==> flow/design.v <==
`timescale 1ns / 1ps
module startup_controller(
	input clk,
	input rst,
	input start,
	input stop,
	output reg mcu_pwr,
	output reg is_sending,
	output reg ready
);
reg is_pulling_low, is_waiting_for_clock, is_waiting_for_bkgd_stable;
reg [15:0] timer;
always @(posedge clk) begin
	if (rst || stop) begin  
		is_pulling_low <= 0;
		is_waiting_for_clock <= 0;
		is_waiting_for_bkgd_stable <= 0;
		is_sending <= 0;
		mcu_pwr <= 0;
		ready <= 1;
	end else if (start) begin
		is_pulling_low <= 1;
		is_sending <= 1;
		timer <= 250;  
		ready <= 0;
	end else if (is_pulling_low) begin
		if (timer == 0) begin
			mcu_pwr <= 1;
			is_pulling_low <= 0;
			is_waiting_for_clock <= 1;
			timer <= 1200;  
		end else begin
			timer <= timer - 1;
		end
	end else if (is_waiting_for_clock) begin
		if (timer == 0) begin
			is_sending <= 0;  
			is_waiting_for_clock <= 0;
			is_waiting_for_bkgd_stable <= 1;
			timer <= 500;  
		end else begin
			timer <= timer - 1;
		end
	end else if (is_waiting_for_bkgd_stable) begin
		if (timer == 0) begin
			is_waiting_for_bkgd_stable <= 0;
			ready <= 1;
		end else begin
			timer <= timer - 1;
		end
	end
end
endmodule
`timescale 1ns / 1ps
module sync_controller(
	input clk,
	input rst,
	input bkgd_in,
	output is_sending,
	input start_sync,
	output [31:0] sync_length,
	output sync_length_is_ready,
	output reg ready,
	output [4:0] debug
);
parameter HIGHTIME = 32'd6500;  
reg [2:0] state;
reg [31:0] sync_count;
assign debug = {2'd0, state};
assign is_sending = state == 1;
assign sync_length = sync_count;
assign sync_length_is_ready = (state != 1) && (state != 4);
always @(posedge clk) begin
	sync_count <= sync_count;
	if (rst) begin
		state <= 0;
		sync_count <= HIGHTIME;  
		ready <= 0;
	end else if (start_sync) begin
		state <= 1;
		sync_count <= HIGHTIME;
		ready <= 0;
	end else if (state == 1) begin
		if (sync_count == 0) begin
			state <= 2;
			sync_count <= 8'h0f;
		end else begin
			sync_count <= sync_count - 1;
		end
	end else if (state == 2) begin
		if (sync_count == 0) begin
			state <= 3;
		end else begin
			sync_count <= sync_count - 1;
		end
	end else if (state == 3) begin
		if (bkgd_in == 0) begin
			state <= 4;
		end
	end else if (state == 4) begin
		if (bkgd_in == 1) begin
			state <= 0;
			ready <= 1;
		end else begin
			sync_count <= sync_count + 1;
		end
	end
end
endmodule
`timescale 1ns / 1ps
module bdc_clk_pulse_generator(
	input clk,
	input rst,
	output bdc_clk_pulse,
	input [31:0] sync_length,
	input set_sync_length
);
reg [15:0] counter;
reg [31:0] target_time;  
reg [31:0] residual;
assign bdc_clk_pulse = counter == 0;
always @(posedge clk) begin
	if (rst) begin
		counter <= 0;
		target_time <= 0;
		residual <= 0;
	end else if (set_sync_length) begin
		target_time <= sync_length;
		residual <= sync_length;
	end else if (counter > residual[31:7]) begin
		counter <= 0;
		residual <= residual[6:0] + target_time;
	end else begin
		counter <= counter + 1;
	end
end
endmodule
`timescale 1ns / 1ps
module bdc_interface(
	input clk,
	input rst,
	output reg is_sending,
	input bkgd_in,
	input tgt_clk_pulse,
	input [7:0] data_in,
	input send_data,
	output reg [7:0] data_out,
	input read_data,
	output ready
);
reg [3:0] state;
reg [7:0] tgt_clk_timer;
reg [7:0] data;
reg [3:0] bitsleft;
assign ready = state == 0 && !read_data && !send_data;
always @(posedge clk) begin
	if (rst) begin
		state <= 0;
		tgt_clk_timer <= 0;
		is_sending <= 0;
	end else if (tgt_clk_timer > 0) begin
		if (tgt_clk_pulse) begin
			tgt_clk_timer <= tgt_clk_timer - 1;
		end
	end else begin
		case (state)
		0: begin
			if (send_data) begin
				state <= 1;
				data <= data_in;
				bitsleft <= 8;
			end else if (read_data) begin
				state <= 3;
				bitsleft <= 8;
			end
		end
		1: begin
			if (bitsleft > 0) begin
				state <= 2;
				is_sending <= 1;
				if (data[7]) begin
					tgt_clk_timer <= 4;
				end else begin
					tgt_clk_timer <= 14;
				end
			end else begin
				state <= 0;
			end
		end
		2: begin
			is_sending <= 0;
			if (data[7]) begin
				tgt_clk_timer <= 14;
			end else begin
				tgt_clk_timer <= 4;
			end
			state <= 1;
			bitsleft <= bitsleft - 1;
			data <= {data[6:0], 1'd0};
		end
		3: begin
			if (bitsleft > 0) begin
				is_sending <= 1;
				tgt_clk_timer <= 3;
				state <= 4;
			end else begin
				data_out <= data;
				state <= 0;
			end
		end
		4: begin
			is_sending <= 0;
			tgt_clk_timer <= 7;
			state <= 5;
		end
		5: begin
			data <= {data[6:0], bkgd_in};
			bitsleft <= bitsleft - 1;
			tgt_clk_timer <= 6;
			state <= 3;
		end
		endcase
	end
end
endmodule
`timescale 1ns / 1ps
module bdm(
	input clk,
	input rst,
	input bkgd_in,
	output bkgd_out,
	output bkgd_is_high_z,
	output mcu_pwr,
	output mcu_vpp,
	input do_read,
	input do_write,
	input do_start_mcu,
	input do_stop_mcu,
	input do_delay,
	input do_echo_test,
	input do_enable_vpp,
	input do_disable_vpp,
	input do_echo_sync_value,
	input do_resync,
	input [7:0] data_in,
	output [7:0] data_out,
	output ready,
	output reg valid,
	output [3:0] debug
);
reg [7:0] echo_data;
wire [31:0] sync_count;
wire sync_is_sending;
wire [4:0] sync_debug;
reg sync_start;
wire sync_ready;
wire startup_start;
reg startup_stop;
wire startup_is_sending, startup_ready;
wire bdc_is_sending, bdc_ready;
wire [7:0] bdc_data_out;
wire bdc_read_data, bdc_send_data;
wire hold_commands_in_reset;
assign hold_commands_in_reset = 1'd0;  
wire bdc_clk_pulse;
reg [3:0] state;
reg [7:0] delay_counter;
startup_controller startup_controller(
	.clk(clk),
	.rst(rst || hold_commands_in_reset),
	.start(startup_start),
	.stop(startup_stop),
	.mcu_pwr(mcu_pwr),
	.is_sending(startup_is_sending),
	.ready(startup_ready)
);
sync_controller sync_controller(
	.clk(clk),
	.rst(rst || hold_commands_in_reset || do_stop_mcu || do_resync),
	.bkgd_in(bkgd_in),
	.is_sending(sync_is_sending),
	.start_sync(sync_start),
	.sync_length(sync_count),
	.sync_length_is_ready(),
	.ready(sync_ready),
	.debug(sync_debug)
);
reg set_bdc_pulse_gen;
bdc_clk_pulse_generator bdc_clk_pulse_generator(
	.clk(clk),
	.rst(rst || hold_commands_in_reset),
	.bdc_clk_pulse(bdc_clk_pulse),
	.sync_length(sync_count),
	.set_sync_length(set_bdc_pulse_gen)
);
bdc_interface bdc_interface(
	.clk(clk),
	.rst(rst || hold_commands_in_reset),
	.is_sending(bdc_is_sending),
	.bkgd_in(bkgd_in),
	.tgt_clk_pulse(bdc_clk_pulse),
	.data_in(data_in),
	.send_data(bdc_send_data),
	.data_out(bdc_data_out),
	.read_data(bdc_read_data),
	.ready(bdc_ready)
);
assign debug = sync_debug; 
assign bkgd_out = 1'd0;
assign bkgd_is_high_z =
	(state == 1 && startup_is_sending) ? 1'd0 :
	(state == 2 && sync_is_sending) ? 1'd0 :
	(state == 3 && bdc_is_sending) ? 1'd0 :
	(state == 4 && bdc_is_sending) ? 1'd0 :
	1'd1;
assign startup_start = state == 0 && do_start_mcu;
assign bdc_read_data = state == 0 && do_read;
assign bdc_send_data = state == 0 && do_write;
assign data_out =
	state == 5 ? echo_data :
	state == 7 ? sync_count[15:8] :
	state == 8 ? sync_count[7:0] :
	bdc_data_out;
assign ready = state == 0 && !do_start_mcu && !do_stop_mcu && !do_read && !do_write && !do_delay && !do_echo_test && !do_echo_sync_value && !do_resync;
reg vpp_enabled;
assign mcu_vpp = vpp_enabled;
always @(posedge clk) begin
	startup_stop <= 0;
	sync_start <= 0;
	set_bdc_pulse_gen <= 0;
	valid <= 0;
	if (rst) begin
		state <= 0;
		vpp_enabled <= 0;
	end else if (state == 0) begin
		if (do_start_mcu) begin
			state <= 1;
		end else if (do_stop_mcu) begin
			startup_stop <= 1;
		end else if (do_read) begin
			state <= 3;
		end else if (do_write) begin
			state <= 4;
		end else if (do_delay) begin
			state <= 6;
			delay_counter <= {data_in, 4'd0};
		end else if (do_echo_test) begin
			state <= 5;
			echo_data <= data_in;
			valid <= 1;
		end else if (do_enable_vpp) begin
			vpp_enabled <= 1;
		end else if (do_disable_vpp) begin
			vpp_enabled <= 0;
		end else if (do_echo_sync_value) begin
			state <= 7;
			valid <= 1;
		end else if (do_resync) begin
			state <= 2;
			sync_start <= 1;
		end
	end else if (state == 1) begin
		if (startup_ready) begin
			state <= 2;
			sync_start <= 1;
		end
	end else if (state == 2) begin
		if (sync_ready) begin
			set_bdc_pulse_gen <= 1;
			state <= 0;
		end
	end else if (state == 3) begin
		if (bdc_ready) begin
			state <= 0;
			valid <= 1;
		end
	end else if (state == 4) begin
		if (bdc_ready) begin
			state <= 0;
		end
	end else if (state == 6) begin
		if (delay_counter == 0) begin
			state <= 0;
		end else begin
			delay_counter <= delay_counter - 1;
		end
	end else if (state == 5) begin
		state <= 0;
	end else if (state == 7) begin
		state <= 8;
		valid <= 1;
	end else if (state == 8) begin
		state <= 0;
	end
end
endmodule
Reports on bdm
What the tools print for bdm, step after step. Line numbers count from 1 in the design file above. Operators: Yosys type, input widths -> output width; for muxes data width and select width s. The mark -- stands for no value.

Design top: bdm. Clock port: clk. Standard-cell library: sky130hd. Timing corner: tt_025C_1v80.

Word level
Source: Yosys, flattened and elaborated, memories not mapped. Widths are those after wreduce. Registers that Yosys merges into a memory's read port (data or address) are not register bits. Print and check cells do not count. Equal cells are merged and count once.

Flip-flop bits (word level): 196. The entry for output and inout bits reads 18. Elaborated cells: 327.

Under $add $sub $neg stands 8. The figure for reduce/logical cells is 80. Bitwise logic cells: 17. The figure for mux-type cells is 137. For equal/unequal tests the number is 54. Order comparisons: 3.

Operators with widths (number): $mux 32 (9); $mux 8 (20); $mux 4 (29); $mux 16 (7); $mux 1 (57); $pmux 8 s5 (1); $ne 2x2->1 const B (17); $logic_not 16->1 (2); $add 32x1->32 const B (1); $sub 32x1->32 const B (1); $logic_not 32->1 (1); $add 7x32->32 (1); $mux 3 (9); $gt 16x25->1 (1); $eq 4x3->1 const B (6); $reduce_and 4->1 (6); $reduce_and 8->1 (3); $pmux 8 s3 (1); $pmux 4 s6 (1); $reduce_and 3->1 (6); $logic_and 1x1->1 (17); $not 1->1 (17); $add 16x1->16 const B (1); $sub 16x1->16 const B (1); $eq 4x2->1 const B (4); $sub 8x1->8 const B (2); $reduce_and 5->1 (3); $reduce_bool 2->1 (7).

Not listed: further kinds 35, cells in them 68.

Depth
Depth = most cells in a row (Yosys ltp): at word level without a register or memory, in the mapped netlist without a sequential cell, where the memories' decode and read muxes count.

For depth in word-level cells the number is 11. The entry for ABC_AREA reads 1. Under depth in mapped cells stands 15. The entry for mapped depth without buffers reads 15.

Netlist
The flow's flattened synthesis, as Yosys stat reports it; memories are mapped. The netlist is that of the ABC_AREA named above (0 if unset); the other value can give another one.

Cell types: sky130_fd_sc_hd__dfxtp_1 (number 151, total area 3.02E+03 um^2); sky130_fd_sc_hd__nand2_1 (number 587, total area 2.2E+03 um^2); sky130_fd_sc_hd__edfxtp_1 (number 52, total area 1.56E+03 um^2); sky130_fd_sc_hd__nor2_1 (number 238, total area 893.357 um^2); sky130_fd_sc_hd__inv_1 (number 211, total area 792.01 um^2); sky130_fd_sc_hd__a21oi_1 (number 123, total area 615.59 um^2); sky130_fd_sc_hd__nand3_1 (number 119, total area 595.571 um^2); sky130_fd_sc_hd__o21ai_0 (number 109, total area 545.523 um^2); sky130_fd_sc_hd__ha_1 (number 34, total area 425.408 um^2); sky130_fd_sc_hd__xor2_1 (number 42, total area 367.853 um^2); sky130_fd_sc_hd__nand4_1 (number 42, total area 262.752 um^2); sky130_fd_sc_hd__nor3_1 (number 35, total area 175.168 um^2); sky130_fd_sc_hd__xnor2_1 (number 15, total area 131.376 um^2); sky130_fd_sc_hd__buf_2 (number 26, total area 130.125 um^2); sky130_fd_sc_hd__nand3b_1 (number 15, total area 112.608 um^2); sky130_fd_sc_hd__or2_2 (number 18, total area 112.608 um^2); sky130_fd_sc_hd__clkbuf_1 (number 27, total area 101.347 um^2); sky130_fd_sc_hd__o211ai_1 (number 11, total area 82.579 um^2).

Not listed: further types 37, cells in them 121.

For cells in the netlist the number is 1976. The figure for sequential area is 0.0045844 mm^2. The entry for flip-flops reads 203. Under mapped area stands 0.0130725 mm^2. Buffers: 70.

Worst setup path after synthesis
Path of least setup slack by OpenSTA after synthesis, without wires, with an ideal clock, recovery checks aside; 20% of the period is set as input and as output delay. Where synthesis merged equal registers, the netlist keeps one of their names.

Path type: input to output. Start: in do_read. End: out ready. Path delay: 0.858 ns. The figure for data arrival time is 1.858 ns. The entry for path buffers reads 0. The figure for stages on the path is 7. The figure for clock period is 5.0 ns. Slack: 2.142 ns. For external input delay the number is 1.000 ns. The entry for synthesis period reached reads 2.858 ns.

"path delay" is the arrival time less input delay plus setup time. At an output port there is no setup time. "stages on the path": output pins that drive a net of the path, with the launching flip-flop's if there is one; two outputs of one cell count as two. "synthesis period reached" is the clock period less the worst setup slack; recovery checks do not enter. This is arithmetic on one report: input and output delays are still those of the set period (20% each). Between the ends stands the longest chain of elaborated cells between them, by number of cells; it is not shown to be the way that was timed. Of several equally long chains one is given. Each line given opens the expression or statement behind the cell; cells for indexed reads and writes are added by Yosys, which also makes memories of some case tables.

Path through: sky130_fd_sc_hd__nor2_1 -> sky130_fd_sc_hd__inv_1 -> sky130_fd_sc_hd__nor2_1 -> sky130_fd_sc_hd__nand2_1 -> sky130_fd_sc_hd__nor2_1 -> sky130_fd_sc_hd__inv_1 -> sky130_fd_sc_hd__nor3_1. Under cells in the longest elaborated chain stands 7. Under elaborated cells on any way between the ends stands 7. Those cells by class: reduce/logical (7).

Ends and longest elaborated chain, post-synthesis: start: declaration (line 235) `input do_read,`; $logic_not 1->1 (line 324) `assign ready = state == 0 && !do_start_mcu && !do_stop_mcu && !do_read && !do_write && !do_delay && !do_echo_t ...`; $logic_and 1x1->1 (6 in a row) (line 324); end: declaration (line 247) `output ready,`.

Timing after layout
Path of least setup slack in the final report of record 1 (OpenROAD, finished layout, wires in). Where an end is a register, its clock arrival counts in the times.

Path type: register to output. Start: reg sync_controller.state[2]. End: out bkgd_is_high_z. The figure for clock period is 3.66 ns. Slack: 0.03 ns. The figure for data arrival time is 2.89 ns. The entry for path buffers reads 1. The figure for stages on the path is 6.

Between the ends stands the longest chain of elaborated cells between them, by number of cells; it is not shown to be the way that was timed. Of several equally long chains one is given. At most two assigning lines are given for a register; there are more.

Path through: sky130_fd_sc_hd__dfxtp_1 -> sky130_fd_sc_hd__inv_1 -> sky130_fd_sc_hd__nand3_2 -> sky130_fd_sc_hd__inv_1 -> sky130_fd_sc_hd__a221oi_1 -> sky130_fd_sc_hd__clkdlybuf4s50_1. Under cells in the longest elaborated chain stands 4. Under elaborated cells on any way between the ends stands 4. Those cells by class: eq/ne (1); mux (2); reduce/logical (1).

Ends and longest elaborated chain, post-layout: start: declaration (line 67) `reg [2:0] state;`; start: assignment (line 76) `state <= 0;`; start: assignment (line 80) `state <= 1;`; $eq 3x1->1 (line 70) `assign is_sending = state == 1;`; $logic_and 1x1->1 (line 312) `(state == 2 && sync_is_sending) ? 1'd0 :`; $mux 1 (line 312); $mux 1 (line 311) `(state == 1 && startup_is_sending) ? 1'd0 :`; end: declaration (line 232) `output bkgd_is_high_z,`.

## Implementation results

Stored flow runs of bdm (6 of them; Yosys, OpenROAD, sky130hd). They differ in their settings and are not a sequence. Constraints: input delay and output delay 20% of the set period each, output load 0.01 pF. "achieved period": clock period set for the run, less the worst setup slack. It is reckoned from that one timing run; input and output delays stay at 20% of the period that was set. By "time of the worst setup path" is meant the share of the clock period that the worst setup path is allowed (20% is reserved at inputs, 20% at outputs), minus its slack. Clock arrival times at its registers enter into it. By "total power after layout" is meant OpenSTA's value without simulated activity: inputs other than the clock are taken to toggle once in ten clock periods, and the tool carries that through the logic.

Record 1 has these settings: ABC_AREA 1; CAP_MARGIN 0; CORE_MARGIN 7; CORE_UTILIZATION 23; CTS_CLUSTER_DIAMETER 133; GPL_ROUTABILITY_DRIVEN 1; GPL_TIMING_DRIVEN 0; PLACE_DENSITY 0.61; SETUP_SLACK_MARGIN -0.24; SLEW_MARGIN 30; TNS_END_PERCENT 55; period_ns 3.66. The time of the worst setup path is 2.89 ns. Worst setup path type: register to output. The achieved period is 3.627 ns. The utilization after routing is 27.2 %. The total negative setup slack is 0.000 ns. The die outline area reads 0.0637083 mm^2. The measured smallest setup slack is 0.033 ns. The synthesized cell area reads 0.0130725 mm^2. The standard-cell area after routing stands at 0.0153122 mm^2. The worst hold slack reads 0.452 ns. The total power after layout reads 6360 µW.

Record 2 has these settings: ABC_AREA 0; CAP_MARGIN 0; CELL_PAD_IN_SITES_DETAIL_PLACEMENT 1; CELL_PAD_IN_SITES_GLOBAL_PLACEMENT 2; CORE_MARGIN 2; CORE_UTILIZATION 30; CTS_CLUSTER_DIAMETER 370; CTS_CLUSTER_SIZE 20; GPL_ROUTABILITY_DRIVEN 0; GPL_TIMING_DRIVEN 0; MAX_ROUTING_LAYER met4; PLACE_DENSITY_LB_ADDON 0.15; SETUP_SLACK_MARGIN 0.58; SLEW_MARGIN 35; period_ns 5.0. The time of the worst setup path is 2.14 ns. Worst setup path type: input to output. The achieved period is 4.142 ns. The utilization after routing is 34.3 %. The total negative setup slack is 0.000 ns. The die outline area reads 0.0409658 mm^2. The measured smallest setup slack is 0.858 ns. The synthesized cell area reads 0.0118088 mm^2. The standard-cell area after routing stands at 0.0133028 mm^2. The worst hold slack reads 0.454 ns. The total power after layout reads 3999 µW.

Record 3 has these settings: ABC_AREA 0; CAP_MARGIN 0; CELL_PAD_IN_SITES_DETAIL_PLACEMENT 1; CELL_PAD_IN_SITES_GLOBAL_PLACEMENT 3; CORE_MARGIN 2; CORE_UTILIZATION 30; CTS_CLUSTER_DIAMETER 370; GPL_TIMING_DRIVEN 0; MAX_ROUTING_LAYER met4; PLACE_DENSITY_LB_ADDON 0.15; SETUP_SLACK_MARGIN 0.58; period_ns 5.0; SLEW_MARGIN 20. The time of the worst setup path is 4.18 ns. Worst setup path type: register to register. The achieved period is 4.179 ns. The utilization after routing is 35.5 %. The total negative setup slack is 0.000 ns. The die outline area reads 0.0409658 mm^2. The measured smallest setup slack is 0.821 ns. The synthesized cell area reads 0.0118088 mm^2. The standard-cell area after routing stands at 0.0137432 mm^2. The worst hold slack reads 0.453 ns. The total power after layout reads 4724 µW.

Record 4 has these settings: CELL_PAD_IN_SITES_GLOBAL_PLACEMENT 3; HOLD_SLACK_MARGIN 0.08; SETUP_SLACK_MARGIN 0.85; SLEW_MARGIN 10; period_ns 6.91; CAP_MARGIN 20; CORE_MARGIN 2; CORE_UTILIZATION 40. The time of the worst setup path is 2.13 ns. Worst setup path type: input to output. The achieved period is 4.897 ns. The utilization after routing is 45.6 %. The total negative setup slack is 0.000 ns. The die outline area reads 0.0309127 mm^2. The measured smallest setup slack is 2.013 ns. The synthesized cell area reads 0.0118088 mm^2. The standard-cell area after routing stands at 0.0131714 mm^2. The worst hold slack reads 0.447 ns. The total power after layout reads 3236 µW.

Record 5 has these settings: ABC_AREA 1; CAP_MARGIN 20; CELL_PAD_IN_SITES_DETAIL_PLACEMENT 0; CELL_PAD_IN_SITES_GLOBAL_PLACEMENT 2; CORE_UTILIZATION 51; CTS_CLUSTER_DIAMETER 173; CTS_CLUSTER_SIZE 91; GPL_ROUTABILITY_DRIVEN 0; GPL_TIMING_DRIVEN 0; PLACE_DENSITY_LB_ADDON 0.24; SETUP_SLACK_MARGIN 1.45; SLEW_MARGIN 10; period_ns 7.25; CORE_MARGIN 2. Outcome: did not finish, placement stopped with FLW-0024.

Record 6 has these settings: CORE_UTILIZATION 16; CTS_CLUSTER_SIZE 49; PLACE_DENSITY_LB_ADDON 0.07; period_ns 2.74; CAP_MARGIN 20; CORE_MARGIN 2; SLEW_MARGIN 20. The time of the worst setup path is 2.69 ns. Worst setup path type: register to register. The achieved period is 2.685 ns. The utilization after routing is 20.9 %. The total negative setup slack is 0.000 ns. The die outline area reads 0.0759939 mm^2. The measured smallest setup slack is 0.055 ns. The synthesized cell area reads 0.0118088 mm^2. The standard-cell area after routing stands at 0.0152221 mm^2. The worst hold slack reads 0.443 ns. The total power after layout reads 8990 µW.
